==> flow/design.v <==
`timescale 1ns / 1ps
module dsp_macro_1(
input         CLK,
input  [17:0] A,
input  [17:0] B,
input  [47:0] C,
output [47:0] P
);
reg signed [17:0] a_r, b_r;
reg        [47:0] c_r;
reg signed [35:0] m_r;
reg        [47:0] p_r0, p_r1, p_r2;
always @(posedge CLK) begin
	a_r  <= A;
	b_r  <= B;
	c_r  <= C;
	m_r  <= a_r * b_r;
	p_r0 <= {{12{m_r[35]}}, m_r} + c_r;
	p_r1 <= p_r0;
	p_r2 <= p_r1;
end
assign P = p_r2;
endmodule
`timescale 1ns / 1ps
module mul(
input clk, 
input [7:0] w, 
input [7:0] x, 
output[15:0] y
);
wire [17:0] dsp_A, dsp_B;
wire [47:0] dsp_P;
assign dsp_A = w[7]? {10'b11_1111_1111, w} : {10'b00_0000_0000, w};
assign dsp_B = x[7]? {10'b11_1111_1111, x} : {10'b00_0000_0000, x};
assign y = dsp_P[15:0];
dsp_macro_1 u_dsp(.CLK(clk), .A(dsp_A), .B(dsp_B), .C(48'b0), .P(dsp_P));
endmodule
`timescale 1ns / 1ps
module adder_tree(
input clk, 
input rstn,
input vld_i,
input [15:0] mul_00, 
input [15:0] mul_01, 
input [15:0] mul_02, 
input [15:0] mul_03, 
input [15:0] mul_04, 
input [15:0] mul_05, 
input [15:0] mul_06, 
input [15:0] mul_07,
input [15:0] mul_08, 
input [15:0] mul_09, 
input [15:0] mul_10, 
input [15:0] mul_11, 
input [15:0] mul_12, 
input [15:0] mul_13, 
input [15:0] mul_14, 
input [15:0] mul_15, 
input [15:0] mul_16,
input [15:0] mul_17,
input [15:0] mul_18, 
input [15:0] mul_19, 
input [15:0] mul_20, 
input [15:0] mul_21, 
input [15:0] mul_22, 
input [15:0] mul_23, 
input [15:0] mul_24, 
input [15:0] mul_25,
input [15:0] mul_26,
output[20:0] acc_o,
output       vld_o 
);
reg [16:0] y1_0;
reg [16:0] y1_1;
reg [16:0] y1_2;
reg [16:0] y1_3;
reg [16:0] y1_4;
reg [16:0] y1_5;
reg [16:0] y1_6;
reg [16:0] y1_7;
reg [16:0] y1_8;
reg [16:0] y1_9;
reg [16:0] y1_10;
reg [16:0] y1_11;
reg [16:0] y1_12;
reg [16:0] y1_13;
reg [17:0] y2_0;
reg [17:0] y2_1;
reg [17:0] y2_2;
reg [17:0] y2_3;
reg [17:0] y2_4;
reg [17:0] y2_5;
reg [17:0] y2_6;
reg [18:0] y3_0;
reg [18:0] y3_1;
reg [18:0] y3_2;
reg [18:0] y3_3;
reg [19:0] y4_0;
reg [19:0] y4_1;
reg [20:0] y5;
reg vld_i_d1, vld_i_d2, vld_i_d3, vld_i_d4, vld_i_d5;
always@(posedge clk, negedge rstn) begin
	if(!rstn) begin
		y1_0 <= 17'd0;
		y1_1 <= 17'd0;
		y1_2 <= 17'd0;
		y1_3 <= 17'd0;
		y1_4 <= 17'd0;
		y1_5 <= 17'd0;
		y1_6 <= 17'd0;
		y1_7 <= 17'd0;
		y1_8 <= 17'd0;
		y1_9 <= 17'd0;
		y1_10 <= 17'd0;
		y1_11 <= 17'd0;
		y1_12 <= 17'd0;
		y1_13 <= 17'd0;
	end
	else begin 
		y1_0 <= $signed(mul_00) + $signed(mul_01);
		y1_1 <= $signed(mul_02) + $signed(mul_03);
		y1_2 <= $signed(mul_04) + $signed(mul_05);
		y1_3 <= $signed(mul_06) + $signed(mul_07);
		y1_4 <= $signed(mul_08) + $signed(mul_09);
		y1_5 <= $signed(mul_10) + $signed(mul_11);
		y1_6 <= $signed(mul_12) + $signed(mul_13);
		y1_7 <= $signed(mul_14) + $signed(mul_15);
		y1_8 <= $signed(mul_16) + $signed(mul_17);
		y1_9 <= $signed(mul_18) + $signed(mul_19);
		y1_10 <= $signed(mul_20) + $signed(mul_21);
		y1_11 <= $signed(mul_22) + $signed(mul_23);
		y1_12 <= $signed(mul_24) + $signed(mul_25);
		y1_13 <= $signed(mul_26);
	end
end
always@(posedge clk, negedge rstn) begin
	if(!rstn) begin
		y2_0 <= 18'd0;
		y2_1 <= 18'd0;
		y2_2 <= 18'd0;
		y2_3 <= 18'd0;
		y2_4 <= 18'd0;
		y2_5 <= 18'd0;
		y2_6 <= 18'd0;		
	end
	else begin 
		y2_0 <= $signed(y1_0) + $signed(y1_1);
		y2_1 <= $signed(y1_2) + $signed(y1_3);
		y2_2 <= $signed(y1_4) + $signed(y1_5);
		y2_3 <= $signed(y1_6) + $signed(y1_7);
		y2_4 <= $signed(y1_8) + $signed(y1_9);
		y2_5 <= $signed(y1_10) + $signed(y1_11);
		y2_6 <= $signed(y1_12) + $signed(y1_13);
	end
end
always@(posedge clk, negedge rstn) begin
	if(!rstn) begin
		y3_0 <= 19'd0;
		y3_1 <= 19'd0;
		y3_2 <= 19'd0;
		y3_3 <= 19'd0;
	end
	else begin 
		y3_0 <= $signed(y2_0) + $signed(y2_1);
		y3_1 <= $signed(y2_2) + $signed(y2_3);
		y3_2 <= $signed(y2_4) + $signed(y2_5);
		y3_3 <= $signed(y2_6);
	end
end
always@(posedge clk, negedge rstn) begin
	if(!rstn) begin
		y4_0 <= 20'd0;
		y4_1 <= 20'd0;
	end
	else begin
		y4_0 <= $signed(y3_0) + $signed(y3_1);
		y4_1 <= $signed(y3_2) + $signed(y3_3);
    end
end
always@(posedge clk, negedge rstn) begin
	if(!rstn)
		y5 <= 21'd0;
	else
		y5 <= $signed(y4_0) + $signed(y4_1);
end
always@(posedge clk, negedge rstn) begin
	if(!rstn) begin
		vld_i_d1 <= 0;
		vld_i_d2 <= 0;
		vld_i_d3 <= 0;
		vld_i_d4 <= 0;
		vld_i_d5 <= 0;
	end
	else begin 
		vld_i_d1 <= vld_i   ;
		vld_i_d2 <= vld_i_d1;
		vld_i_d3 <= vld_i_d2;
		vld_i_d4 <= vld_i_d3;
		vld_i_d5 <= vld_i_d4;		
	end
end
assign vld_o = vld_i_d5;
assign acc_o = $signed(y5);
endmodule
`timescale 1ns / 1ps
module mac(
input clk, 
input rstn, 
input vld_i, 
input [215:0] win, 
input [215:0] din,
output[ 20:0] acc_o, 
output        vld_o
);
wire[15:0] y00;
wire[15:0] y01;
wire[15:0] y02;
wire[15:0] y03;
wire[15:0] y04;
wire[15:0] y05;
wire[15:0] y06;
wire[15:0] y07;
wire[15:0] y08;
wire[15:0] y09;
wire[15:0] y10;
wire[15:0] y11;
wire[15:0] y12;
wire[15:0] y13;
wire[15:0] y14;
wire[15:0] y15;
wire[15:0] y16;
wire[15:0] y17;
wire[15:0] y18;
wire[15:0] y19;
wire[15:0] y20;
wire[15:0] y21;
wire[15:0] y22;
wire[15:0] y23;
wire[15:0] y24;
wire[15:0] y25;
wire[15:0] y26;
reg vld_i_d0, vld_i_d1, vld_i_d2, vld_i_d3, vld_i_d4;
mul u_mul_00(.clk(clk), .w(win[  7:  0]),.x(din[  7:  0]),.y(y00));
mul u_mul_01(.clk(clk), .w(win[ 15:  8]),.x(din[ 15:  8]),.y(y01));
mul u_mul_02(.clk(clk), .w(win[ 23: 16]),.x(din[ 23: 16]),.y(y02));
mul u_mul_03(.clk(clk), .w(win[ 31: 24]),.x(din[ 31: 24]),.y(y03));
mul u_mul_04(.clk(clk), .w(win[ 39: 32]),.x(din[ 39: 32]),.y(y04));
mul u_mul_05(.clk(clk), .w(win[ 47: 40]),.x(din[ 47: 40]),.y(y05));
mul u_mul_06(.clk(clk), .w(win[ 55: 48]),.x(din[ 55: 48]),.y(y06));
mul u_mul_07(.clk(clk), .w(win[ 63: 56]),.x(din[ 63: 56]),.y(y07));
mul u_mul_08(.clk(clk), .w(win[ 71: 64]),.x(din[ 71: 64]),.y(y08));
mul u_mul_09(.clk(clk), .w(win[ 79: 72]),.x(din[ 79: 72]),.y(y09));
mul u_mul_10(.clk(clk), .w(win[ 87: 80]),.x(din[ 87: 80]),.y(y10));
mul u_mul_11(.clk(clk), .w(win[ 95: 88]),.x(din[ 95: 88]),.y(y11));
mul u_mul_12(.clk(clk), .w(win[103: 96]),.x(din[103: 96]),.y(y12));
mul u_mul_13(.clk(clk), .w(win[111:104]),.x(din[111:104]),.y(y13));
mul u_mul_14(.clk(clk), .w(win[119:112]),.x(din[119:112]),.y(y14));
mul u_mul_15(.clk(clk), .w(win[127:120]),.x(din[127:120]),.y(y15));
mul u_mul_16(.clk(clk), .w(win[135:128]),.x(din[135:128]),.y(y16));
mul u_mul_17(.clk(clk), .w(win[143:136]),.x(din[143:136]),.y(y17));
mul u_mul_18(.clk(clk), .w(win[151:144]),.x(din[151:144]),.y(y18));
mul u_mul_19(.clk(clk), .w(win[159:152]),.x(din[159:152]),.y(y19));
mul u_mul_20(.clk(clk), .w(win[167:160]),.x(din[167:160]),.y(y20));
mul u_mul_21(.clk(clk), .w(win[175:168]),.x(din[175:168]),.y(y21));
mul u_mul_22(.clk(clk), .w(win[183:176]),.x(din[183:176]),.y(y22));
mul u_mul_23(.clk(clk), .w(win[191:184]),.x(din[191:184]),.y(y23));
mul u_mul_24(.clk(clk), .w(win[199:192]),.x(din[199:192]),.y(y24));
mul u_mul_25(.clk(clk), .w(win[207:200]),.x(din[207:200]),.y(y25));
mul u_mul_26(.clk(clk), .w(win[215:208]),.x(din[215:208]),.y(y26));
always@(posedge clk, negedge rstn) begin
	if(!rstn) begin
	    vld_i_d0 <= 0;
		vld_i_d1 <= 0;
		vld_i_d2 <= 0;
		vld_i_d3 <= 0;
		vld_i_d4 <= 0;
	end
	else begin 
		vld_i_d0 <= vld_i   ;
		vld_i_d1 <= vld_i_d0;
		vld_i_d2 <= vld_i_d1;
		vld_i_d3 <= vld_i_d2;
		vld_i_d4 <= vld_i_d3;		
	end
end
adder_tree u_adder_tree(
. clk(clk), 
. rstn(rstn),
. vld_i(vld_i_d4),
. mul_00(y00), 
. mul_01(y01), 
. mul_02(y02), 
. mul_03(y03), 
. mul_04(y04), 
. mul_05(y05), 
. mul_06(y06), 
. mul_07(y07),
. mul_08(y08),
. mul_09(y09), 
. mul_10(y10), 
. mul_11(y11), 
. mul_12(y12), 
. mul_13(y13), 
. mul_14(y14), 
. mul_15(y15), 
. mul_16(y16),
. mul_17(y17), 
. mul_18(y18), 
. mul_19(y19), 
. mul_20(y20), 
. mul_21(y21), 
. mul_22(y22), 
. mul_23(y23), 
. mul_24(y24), 
. mul_25(y25),
. mul_26(y26),  
. acc_o(acc_o),
. vld_o(vld_o) 
);
endmodule
# From RTL to reports: mac
# Tool output for the design above, in the order of the flow.
# Line numbers count from 1 in the design file above.
# Operators carry their Yosys type and port widths (W data, S select, Z words).
# A cell with n/a has no value.
# inputs
top	mac
clock_port	clk
cell_library	sky130hd
lib_corner	tt_025C_1v80

# Word-level counts
# Yosys after proc, flatten, opt, wreduce and memory -nomap, before mapping. Enables and synchronous resets that opt folds into registers are not counted as muxes. Memory bits, and registers merged into a memory's read port (data or address), are not among the register bits. Print and check cells are not counted. Equal cells are merged and count once.
# bits
n_memories	0
input_bits	435
rom_bits	0
mem_bits_rw	0
output_inout_bits	22
ff_bits	3209
wordCells	307
clocked_rd_ports_x_width	0
latchBits	0
# op_classes
n_mul	27
n_cmp	0
shift	0
n_addsub	26
n_mux	54
n_logic	0
n_div	0
n_eq	0
n_reduce_logical	0
# op_table
op	n
$mul A18 B18 Y16	27
$mux W18	54
$add A16 B16 Y17	13
$add A17 B17 Y18	6
$add A18 B18 Y19	3
$add A20 B20 Y21	1
$add A19 B18 Y20	1
$add A19 B19 Y20	1
$add A17 B16 Y18	1

# Logic depth
# Yosys ltp: most cells in a row. Word level: on the elaborated netlist, between registers, memories and ports. Mapped: between sequential cells and ports; inverters and the memories' decode and read muxes count.
# depth
word_depth	1
abc_area	0
mapped_depth	22
depth_no_buf	21

# Netlist
# The flow's flattened synthesis, as Yosys stat reports it; memories are mapped. The netlist is that of the ABC_AREA named above (0 if unset); the other value can give another one.
# types
type	n	type_area_um2
sky130_fd_sc_hd__dfxtp_1	2160	4.32E+04
sky130_fd_sc_hd__fa_1	1927	3.86E+04
sky130_fd_sc_hd__ha_1	1961	2.45E+04
sky130_fd_sc_hd__dfrtp_1	509	1.27E+04
sky130_fd_sc_hd__inv_1	3383	1.27E+04
sky130_fd_sc_hd__xnor2_1	946	8.29E+03
sky130_fd_sc_hd__and2_1	1127	7.05E+03
sky130_fd_sc_hd__nand2_1	869	3.26E+03
sky130_fd_sc_hd__a21oi_1	384	1.92E+03
sky130_fd_sc_hd__nor2_1	443	1.66E+03
sky130_fd_sc_hd__xor2_1	174	1.52E+03
sky130_fd_sc_hd__nor3_1	184	920.883
sky130_fd_sc_hd__nand3_1	171	855.821
sky130_fd_sc_hd__nor2b_1	125	782
sky130_fd_sc_hd__a21o_1	104	780.749
sky130_fd_sc_hd__o21a_1	97	728.198
sky130_fd_sc_hd__o21ai_0	130	650.624
sky130_fd_sc_hd__o21ai_1	99	495.475
# Not listed: further types 50, cells in them 807.
# mapped
ffs	2669
n_buf	115
seq_area_um2	55978.7
stdcells	15600
mapped_area_um2	166455.9
# The figures by module come from a second, unflattened synthesis with its own total; it is not the netlist above.
# hier_totals
cells_unflattened	54431
hier_area_um2	561721.2
# Each row is one instance without its submodules.
# by_module
mod	area_um2	instances	cells	mod_seq_area_um2
dsp_macro_1	19636.3	27	1903	5285.1
adder_tree	31313.8	1	3018	12612.1
mac	125.1	1	5	125.1
mul	3.8	27	1	0.0

# Worst setup path after synthesis
# Path of least setup slack by OpenSTA after synthesis, without wires, with an ideal clock, recovery checks aside; 20% of the period is set as input and as output delay. Where synthesis merged equal registers, the netlist keeps one of their names.
# synth_timing
path_kind	register -> register
from	register (no name shown)
to	register u_mul_03.u_dsp.m_r[15]
required_ns	5.864
setup_time_ns	0.136
clock_period_ns	6.0
path_buffers	0
driving_pins	19
arrival_ns	4.941
path_delay_ns	5.077
slack_ns	0.923
t_first_pin_ns	0.000
synth_period_reached_ns	5.077
# "path_delay_ns" = arrival - input delay + setup time.
# "driving_pins" counts driving pins, that of a launching flip-flop among them; a cell with two outputs on the path counts twice.
# "synth_period_reached_ns" = period - worst setup slack (recovery checks aside). The figure is calculated, with input and output delays left at 20% of the set period.
# synth_between
cell_sequence	sky130_fd_sc_hd__dfxtp_1 > sky130_fd_sc_hd__nand2_1 > sky130_fd_sc_hd__fa_1 > sky130_fd_sc_hd__inv_1 > sky130_fd_sc_hd__fa_1 > sky130_fd_sc_hd__fa_1 > sky130_fd_sc_hd__inv_1 > sky130_fd_sc_hd__fa_1 > sky130_fd_sc_hd__inv_1 > sky130_fd_sc_hd__fa_1 > sky130_fd_sc_hd__inv_1 > sky130_fd_sc_hd__fa_1 > sky130_fd_sc_hd__inv_1 > sky130_fd_sc_hd__ha_1 > sky130_fd_sc_hd__and2_1 > sky130_fd_sc_hd__o21ai_0 > sky130_fd_sc_hd__o21ai_0 > sky130_fd_sc_hd__o41ai_1 > sky130_fd_sc_hd__xor2_1
# synth_lines
element	line_no	source
to (assign)	17	m_r <= a_r * b_r;
to (decl)	11	reg signed [35:0] m_r;
# Chain of elaborated cells between the ends: none given.

# Worst path after layout
# From the final timing report of stored run 4: the path of least setup slack in the routed layout; clock arrival at registers is part of the times.
# layout_timing
path_kind	register -> register
from	register u_mul_21.u_dsp.b_r[1]
to	register u_mul_21.u_dsp.m_r[15]
arrival_ns	6.67
setup_time_ns	0.13
clock_period_ns	6.45
t_first_pin_ns	0.88
slack_ns	0.51
driving_pins	19
required_ns	7.18
path_buffers	0
# Between the ends stands the longest chain of elaborated cells between them, by number of cells; it is not shown to be the way that was timed. Of several equally long chains one is given.
# Each line given opens the expression or statement behind the cell; cells for indexed reads and writes are added by Yosys, which also makes memories of some case tables.
# layout_between
cell_sequence	sky130_fd_sc_hd__dfxtp_1 > sky130_fd_sc_hd__nand2_1 > sky130_fd_sc_hd__inv_1 > sky130_fd_sc_hd__fa_1 > sky130_fd_sc_hd__fa_1 > sky130_fd_sc_hd__fa_1 > sky130_fd_sc_hd__inv_1 > sky130_fd_sc_hd__fa_1 > sky130_fd_sc_hd__inv_1 > sky130_fd_sc_hd__fa_1 > sky130_fd_sc_hd__inv_1 > sky130_fd_sc_hd__fa_1 > sky130_fd_sc_hd__inv_1 > sky130_fd_sc_hd__ha_1 > sky130_fd_sc_hd__and2_1 > sky130_fd_sc_hd__o21ai_0 > sky130_fd_sc_hd__o31ai_1 > sky130_fd_sc_hd__o41ai_1 > sky130_fd_sc_hd__xnor2_1
elab_chain_len	1
cone_cells	1
cone_lines	1
cone_classes	1 x mul
# layout_lines
element	line_no	source
from (decl)	9	reg signed [17:0] a_r, b_r;
from (assign)	15	b_r <= B;
$mul A18 B18 Y16	17	m_r <= a_r * b_r;
to (assign)	17
to (decl)	11	reg signed [35:0] m_r;

# Measured data: module mac, platform sky130hd, 4 stored runs of the flow under differing settings, order arbitrary. Input and output delays are each 20% of the period that was set; the output load is 0.01 pF.
# "period_less_ws_ns" is the run's clock period less its worst setup slack. It is reckoned from that one timing run; input and output delays stay at 20% of the period that was set.
# By "worst_path_time_ns" is meant the share of the clock period that the worst setup path is allowed (20% is reserved at inputs, 20% at outputs), minus its slack. Clock arrival times at its registers enter into it.
# By "power.total_uw" is meant OpenSTA's value without simulated activity: inputs other than the clock are taken to toggle once in ten clock periods, and the tool carries that through the logic.
# Settings: n/a = not set for that run.
# A result given as n/a is not shown for that run.
stored run	ABC_AREA	CAP_MARGIN	CELL_PAD_IN_SITES_DETAIL_PLACEMENT	CORE_MARGIN	MAX_ROUTING_LAYER	TNS_END_PERCENT	period_ns	CORE_UTILIZATION	SLEW_MARGIN	CELL_PAD_IN_SITES_GLOBAL_PLACEMENT	CORE_ASPECT_RATIO	CTS_CLUSTER_DIAMETER	GPL_ROUTABILITY_DRIVEN	GPL_TIMING_DRIVEN	HOLD_SLACK_MARGIN	MIN_ROUTING_LAYER	PLACE_DENSITY	SETUP_SLACK_MARGIN	CTS_CLUSTER_SIZE	PLACE_DENSITY_LB_ADDON	synthesis_area_um2	die_area_um2	stdcell_area_um2	post_route_util_pct	fin_ws_ns	tns_setup_ns	power.total_uw	period_less_ws_ns	worst_path_time_ns	worst_path_kind
stored run 1	1	5	2	5	met4	25	6.0	40	20	n/a	n/a	n/a	n/a	n/a	n/a	n/a	n/a	n/a	n/a	n/a	n/a	n/a	n/a	n/a	n/a	n/a	n/a	n/a	n/a	n/a
stored run 2	1	20	2	2	met4	n/a	3.46	47	35	3	1.04	109	0	0	0.15	met2	0.68	0.79	n/a	n/a	n/a	n/a	n/a	n/a	n/a	n/a	n/a	n/a	n/a	n/a
stored run 3	1	5	2	7	met4	25	6.0	40	20	n/a	n/a	n/a	n/a	0	n/a	n/a	n/a	n/a	n/a	n/a	n/a	n/a	n/a	n/a	n/a	n/a	n/a	n/a	n/a	n/a
stored run 4	n/a	20	1	2	n/a	65	6.45	59	20	1	0.78	n/a	0	0	n/a	met1	n/a	n/a	59	0.18	166455.9	286425.0	185319.0	65.9	0.505	0.000	113373	5.945	5.94	register -> register
# Stored run 1: stopped before the end: routing reported ODB-0269
# Stored run 2: stopped before the end: clock tree synthesis reported DPL-0033
# Stored run 3: stopped before the end: routing reported ODB-0269
